==> flow/design.v <==
`timescale 1ns / 1ps
module multiplier (
    input  wire        clk,
    input  wire        rst,      
    input  wire [31:0] x,        
    input  wire [31:0] y,        
    input  wire        start,    
    output reg  [63:0] z,        
    output wire        busy      
  );
  localparam IDLE = 1'b0;
  localparam CALC = 1'b1;
  reg        state;
  reg [5:0]  count;
  reg [31:0] M;
  reg [64:0] P;
  reg        busy_r;
  assign busy = busy_r;
  wire [31:0] A = P[64:33];
  wire [1:0]  booth_bits = P[1:0];
  wire [31:0] add_sub_val = (booth_bits == 2'b01) ? M :
       (booth_bits == 2'b10) ? (~M + 1'b1) : 32'd0;
  wire [31:0] next_A = A + add_sub_val;
  wire [64:0] next_P = {next_A[31], next_A, P[32:1]};
  always @(posedge clk or posedge rst)
  begin
    if (rst)
    begin
      state  <= IDLE;
      count  <= 6'd0;
      M      <= 32'd0;
      P      <= 65'd0;
      z      <= 64'd0;
      busy_r <= 1'b0;
    end
    else
    begin
      case (state)
        IDLE:
        begin
          if (start)
          begin
            M      <= x;
            P      <= {32'd0, y, 1'b0};
            count  <= 6'd0;
            busy_r <= 1'b1;
            state  <= CALC;
          end
        end
        CALC:
        begin
          P <= next_P;
          count <= count + 1'b1;
          if (count == 6'd31)
          begin
            state  <= IDLE;
            z      <= next_P[64:1];
            busy_r <= 1'b0;
          end
        end
      endcase
    end
  end
endmodule
`timescale 1ns / 1ps
module mac (
    input  wire        clk,
    input  wire        rst,
    input  wire [31:0] x,
    input  wire [31:0] y,
    input  wire        start,
    output wire [31:0] z,
    output wire        busy
  );
  wire        busy0;
  wire        busy1;
  wire        busy2;
  wire        busy3;
  wire [31:0] x0 = {{24{x[ 7]}}, x[ 7: 0]};
  wire [31:0] x1 = {{24{x[15]}}, x[15: 8]};
  wire [31:0] x2 = {{24{x[23]}}, x[23:16]};
  wire [31:0] x3 = {{24{x[31]}}, x[31:24]};
  wire [31:0] y0 = {{24{y[ 7]}}, y[ 7: 0]};
  wire [31:0] y1 = {{24{y[15]}}, y[15: 8]};
  wire [31:0] y2 = {{24{y[23]}}, y[23:16]};
  wire [31:0] y3 = {{24{y[31]}}, y[31:24]};
  wire [63:0] result0;
  wire [63:0] result1;
  wire [63:0] result2;
  wire [63:0] result3;
  assign busy = busy0 | busy1 | busy2 | busy3;
  assign z    = result0[31:0] + result1[31:0] + result2[31:0] + result3[31:0];
  multiplier U_mul0 (
               .clk    (clk),
               .rst    (rst),
               .x      (x0),
               .y      (y0),
               .start  (start),
               .z      (result0),
               .busy   (busy0)
             );
  multiplier U_mul1 (
               .clk    (clk),
               .rst    (rst),
               .x      (x1),
               .y      (y1),
               .start  (start),
               .z      (result1),
               .busy   (busy1)
             );
  multiplier U_mul2 (
               .clk    (clk),
               .rst    (rst),
               .x      (x2),
               .y      (y2),
               .start  (start),
               .z      (result2),
               .busy   (busy2)
             );
  multiplier U_mul3 (
               .clk    (clk),
               .rst    (rst),
               .x      (x3),
               .y      (y3),
               .start  (start),
               .z      (result3),
               .busy   (busy3)
             );
endmodule
Step by step through the tools: mac
What the tools print for mac, step after step.
Lines are those of the file above, counted from 1.
Library cell names are shortened.
{ "setup": {"design": "mac", "clk_port": "clk", "cell_library": "sky130hd", "pvt_corner": "tt_025C_1v80"} }

Elaborated design
Counts by Yosys on the flattened word-level netlist (proc, flatten, opt, wreduce; memories kept). Register bits leave out memories and registers merged into their read ports (data or address). Print and check cells are left out. Cells with the same type and inputs are merged into one.
{ "bits": {"ff_bits": 452, "input_bits": 67, "out_inout_bits": 33} }
{ "classes": {"add_sub_neg": 15, "n_logic": 11, "n_reduce_logical": 12, "mux": 39, "n_eq": 20} }
{ "ops": {"columns": ["op", "count"], "rows": [
  ["case mux 65 bit (select 2 bit)", 4],
  ["two-way mux 65 bit", 4],
  ["two-way mux 32 bit", 8],
  ["adder 32 bit", 7],
  ["adder 32 x 1 -> 32 bit with constant B", 4],
  ["inverter 32 bit", 4],
  ["case mux 6 bit (select 2 bit)", 4],
  ["AND reduction 2 bit", 12],
  ["adder 6 x 1 -> 6 bit with constant B", 4],
  ["== test 6 x 5 -> 1 bit with constant B", 4],
  ["!= test 2 bit with constant B", 8],
  ["case mux 1 bit (select 2 bit)", 8],
  ["two-way mux 1 bit", 10],
  ["== test 2 x 1 -> 1 bit with constant B", 4],
  ["== test 2 bit with constant B", 4],
  ["two-way mux 6 bit", 1],
  ["inverter 1 bit", 4],
  ["bitwise OR 1 bit", 3]
]} }

Depth
Depth = most cells in a row (Yosys ltp): at word level without a register or memory, in the mapped netlist without a sequential cell, where the memories' decode and read muxes count.
{ "depth": {"depth_word": 6, "ABC_AREA": 0, "mapped_depth": 18} }

Netlist
Yosys stat after the flow's synthesis: flattened, memories mapped to cells. It holds for the ABC_AREA given above (unset counts as 0); a run with the other value may have another netlist.
{ "types": {"columns": ["cell_type", "count", "type_area_um2"], "rows": [
  ["dfrtp_1", 448, 1.12E+04],
  ["ha_1", 211, 2.64E+03],
  ["nand2_1", 632, 2.37E+03],
  ["o21ai_0", 445, 2.23E+03],
  ["fa_1", 66, 1.32E+03],
  ["a21oi_1", 247, 1.24E+03],
  ["inv_1", 215, 807.024],
  ["xnor2_1", 80, 700.672],
  ["a21o_1", 85, 638.112],
  ["xor2_1", 68, 595.571],
  ["clkbuf_1", 149, 559.286],
  ["mux2_2", 42, 472.954],
  ["nor2_1", 93, 349.085],
  ["mux2i_1", 33, 330.317],
  ["nand3_1", 50, 250.24],
  ["nand4_1", 28, 175.168],
  ["o31ai_1", 23, 172.666],
  ["nand2b_1", 24, 150.144]
]} }
Other cell types: 66; their cells: 348.
{ "synth_totals": {"seqArea_um2": 11210.8, "mapped_area_um2": 28797.6, "mapped_cells": 3287, "buf_cells": 163, "flip_flops": 448} }
The figures by module come from a second, unflattened synthesis with its own total; it is not the netlist above.
{ "hier_totals": {"hier_cells": 4575, "area_unflattened_um2": 40278.6} }
Rows give one instance, submodules left out.
{ "modules": {"columns": ["module", "n_cells", "n_inst", "area_um2"], "rows": [
  ["multiplier", 1032, 4, 9216.3],
  ["mac", 447, 1, 3413.3]
]} }

Worst setup path after synthesis
OpenSTA on the mapped netlist: ideal clock, no wires. The path of least setup slack (recovery checks aside). Input and output delay are each 20% of the period. Register names are those of the netlist, which keeps one name where synthesis merged equal registers.
{ "synth_path": {"path_type": "register to output", "startpoint": "register U_mul1.z[1]", "endpoint": "output z[29]", "clock_period_ns": 7.0, "path_delay_ns": 3.745, "t_arrival_ns": 3.745, "path_buffers": 0, "stages": 16, "setup_slack_ns": 1.855, "t_required_ns": 5.600, "launch_ns": 0.000, "synth_period_reached_ns": 5.145} }
"path_delay_ns" = arrival - input delay + setup time.
A path that ends at an output port has no setup time.
"stages" counts driving pins, that of a launching flip-flop among them; a cell with two outputs on the path counts twice.
"synth_period_reached_ns" = period - worst setup slack (recovery checks aside). The figure is calculated, with input and output delays left at 20% of the set period.
Between the ends stands the longest chain of elaborated cells between them, by number of cells; it is not shown to be the way that was timed. Of several equally long chains one is given.
A line is the first line of the expression or statement that the cell stems from. Yosys adds cells for indexed reads and writes and turns some case tables into memories.
{ "synth_via": {"cell_sequence": "dfrtp_1 > inv_1 > fa_1 > fa_1 > inv_1 > ha_1 > fa_1 > a21oi_1 > o21bai_1 > a211oi_1 > o31ai_1 > a21oi_1 > o21bai_1 > a31o_2 > a221oi_1 > xnor2_1", "elab_chain_len": 3} }
{ "synth_rtl": {"columns": ["item", "line_no", "rtl"], "rows": [
  ["start: declaration", 8, "output reg  [63:0] z,"],
  ["start: assignment", 33, "z      <= 64'd0;"],
  ["start: assignment", 57, "z      <= next_P[64:1];"],
  ["adder 32 bit (3 in a row)", 92, "assign z    = result0[31:0] + result1[31:0] + result2[31:0] + result3[31:0];"],
  ["end: declaration", 72, "output wire [31:0] z,"]
]} }

Worst path after layout
From the final timing report of stored run 1: the path of least setup slack in the routed layout; clock arrival at registers is part of the times.
{ "layout_path": {"path_type": "register to output", "startpoint": "register U_mul2.z[2]", "endpoint": "output z[30]", "launch_ns": 0.61, "setup_slack_ns": -0.37, "t_required_ns": 4.14, "t_arrival_ns": 4.51, "clock_period_ns": 5.17, "stages": 17, "path_buffers": 2} }
Between the ends stands the longest chain of elaborated cells between them, by number of cells; it is not shown to be the way that was timed. Of several equally long chains one is given.
{ "layout_via": {"cell_sequence": "dfrtp_1 > inv_1 > fa_1 > fa_1 > inv_2 > buf_6 > ha_4 > a21o_1 > a21oi_2 > o21ai_2 > a41o_4 > a31oi_4 > o31ai_4 > a311o_2 > a221oi_2 > xnor2_1 > buf_2", "elab_chain_len": 2} }
{ "layout_rtl": {"columns": ["item", "line_no", "rtl"], "rows": [
  ["start: declaration", 8, "output reg  [63:0] z,"],
  ["start: assignment", 33, "z      <= 64'd0;"],
  ["start: assignment", 57, "z      <= next_P[64:1];"],
  ["adder 32 bit (2 in a row)", 92, "assign z    = result0[31:0] + result1[31:0] + result2[31:0] + result3[31:0];"],
  ["end: declaration", 72, "output wire [31:0] z,"]
]} }

Lab notebook: mac

5 stored runs of mac in the flow (synthesis by Yosys, layout by OpenROAD, sky130hd cells), in arbitrary order. Constraints: input delay and output delay 20% of the set period each, output load 0.01 pF.
"achieved clock period (ns)" = clock period - worst setup slack. The figure is calculated, with input and output delays left at 20% of the set period.
"worst setup path time (ns)" is the time allowed to the run's worst setup path (the clock period less input and output delay, where it has them) less its slack. Clock arrival times count: a late capture clock shortens it, a late launch clock lengthens it.

settings of stored run 1
{
  "CORE_UTILIZATION": 40,
  "period_ns": 5.17,
  "CAP_MARGIN": 20,
  "CORE_MARGIN": 2,
  "SLEW_MARGIN": 20
}
report of stored run 1
yosys chip area after synthesis (um^2): 28797.6
finish__design__die__area: 74155.5
finish__design__instance__area__stdcell: 33261.9
finish__design__instance__utilization: 0.4661
finish__timing__setup__ws: -0.369
finish__timing__setup__tns: -2.362
finish__timing__hold__ws: 0.484
achieved clock period (ns): 5.539
worst setup path time (ns): 4.51
worst setup path kind: register to output

settings of stored run 2
{
  "CAP_MARGIN": 5,
  "CELL_PAD_IN_SITES_DETAIL_PLACEMENT": 0,
  "CELL_PAD_IN_SITES_GLOBAL_PLACEMENT": 2,
  "CORE_MARGIN": 5,
  "CORE_UTILIZATION": 22,
  "CTS_CLUSTER_DIAMETER": 182,
  "GPL_ROUTABILITY_DRIVEN": 0,
  "PLACE_DENSITY": 0.75,
  "TNS_END_PERCENT": 75,
  "period_ns": 9.03,
  "SLEW_MARGIN": 20
}
report of stored run 2
yosys chip area after synthesis (um^2): 28797.6
finish__design__die__area: 138235.0
finish__design__instance__area__stdcell: 33581.0
finish__design__instance__utilization: 0.2587
finish__timing__setup__ws: 1.896
finish__timing__setup__tns: 0.000
finish__timing__hold__ws: 0.485
achieved clock period (ns): 7.134
worst setup path time (ns): 5.33
worst setup path kind: register to output

settings of stored run 3
{
  "CAP_MARGIN": 30,
  "CELL_PAD_IN_SITES_DETAIL_PLACEMENT": 2,
  "CELL_PAD_IN_SITES_GLOBAL_PLACEMENT": 3,
  "CORE_ASPECT_RATIO": 1.13,
  "CORE_MARGIN": 3,
  "CORE_UTILIZATION": 45,
  "CTS_CLUSTER_DIAMETER": 135,
  "CTS_CLUSTER_SIZE": 40,
  "GPL_ROUTABILITY_DRIVEN": 1,
  "GPL_TIMING_DRIVEN": 0,
  "HOLD_SLACK_MARGIN": -0.08,
  "MAX_ROUTING_LAYER": "met4",
  "MIN_ROUTING_LAYER": "met2",
  "PLACE_DENSITY_LB_ADDON": 0.2,
  "SETUP_SLACK_MARGIN": -0.06,
  "SLEW_MARGIN": 5,
  "period_ns": 6.76
}
report of stored run 3: did not finish, place, FLW-0024

settings of stored run 4
{
  "CAP_MARGIN": 30,
  "CELL_PAD_IN_SITES_DETAIL_PLACEMENT": 2,
  "CORE_ASPECT_RATIO": 1.13,
  "CORE_MARGIN": 2,
  "CORE_UTILIZATION": 42,
  "CTS_CLUSTER_DIAMETER": 195,
  "CTS_CLUSTER_SIZE": 40,
  "GPL_TIMING_DRIVEN": 1,
  "PLACE_DENSITY_LB_ADDON": 0.2,
  "SLEW_MARGIN": 5,
  "period_ns": 6.76
}
report of stored run 4
yosys chip area after synthesis (um^2): 28797.6
finish__design__die__area: 70680.7
finish__design__instance__area__stdcell: 31118.6
finish__design__instance__utilization: 0.4566
finish__timing__setup__ws: 0.077
finish__timing__setup__tns: 0.000
finish__timing__hold__ws: 0.513
achieved clock period (ns): 6.683
worst setup path time (ns): 5.33
worst setup path kind: register to output

settings of stored run 5
{
  "CAP_MARGIN": 15,
  "CTS_CLUSTER_SIZE": 71,
  "GPL_TIMING_DRIVEN": 0,
  "MAX_ROUTING_LAYER": "met4",
  "SLEW_MARGIN": 15,
  "period_ns": 5.54,
  "CORE_MARGIN": 2,
  "CORE_UTILIZATION": 40
}
report of stored run 5
yosys chip area after synthesis (um^2): 28797.6
finish__design__die__area: 74155.5
finish__design__instance__area__stdcell: 33510.9
finish__design__instance__utilization: 0.4696
finish__timing__setup__ws: -0.092
finish__timing__setup__tns: -0.308
finish__timing__hold__ws: 0.478
achieved clock period (ns): 5.632
worst setup path time (ns): 4.52
worst setup path kind: register to output
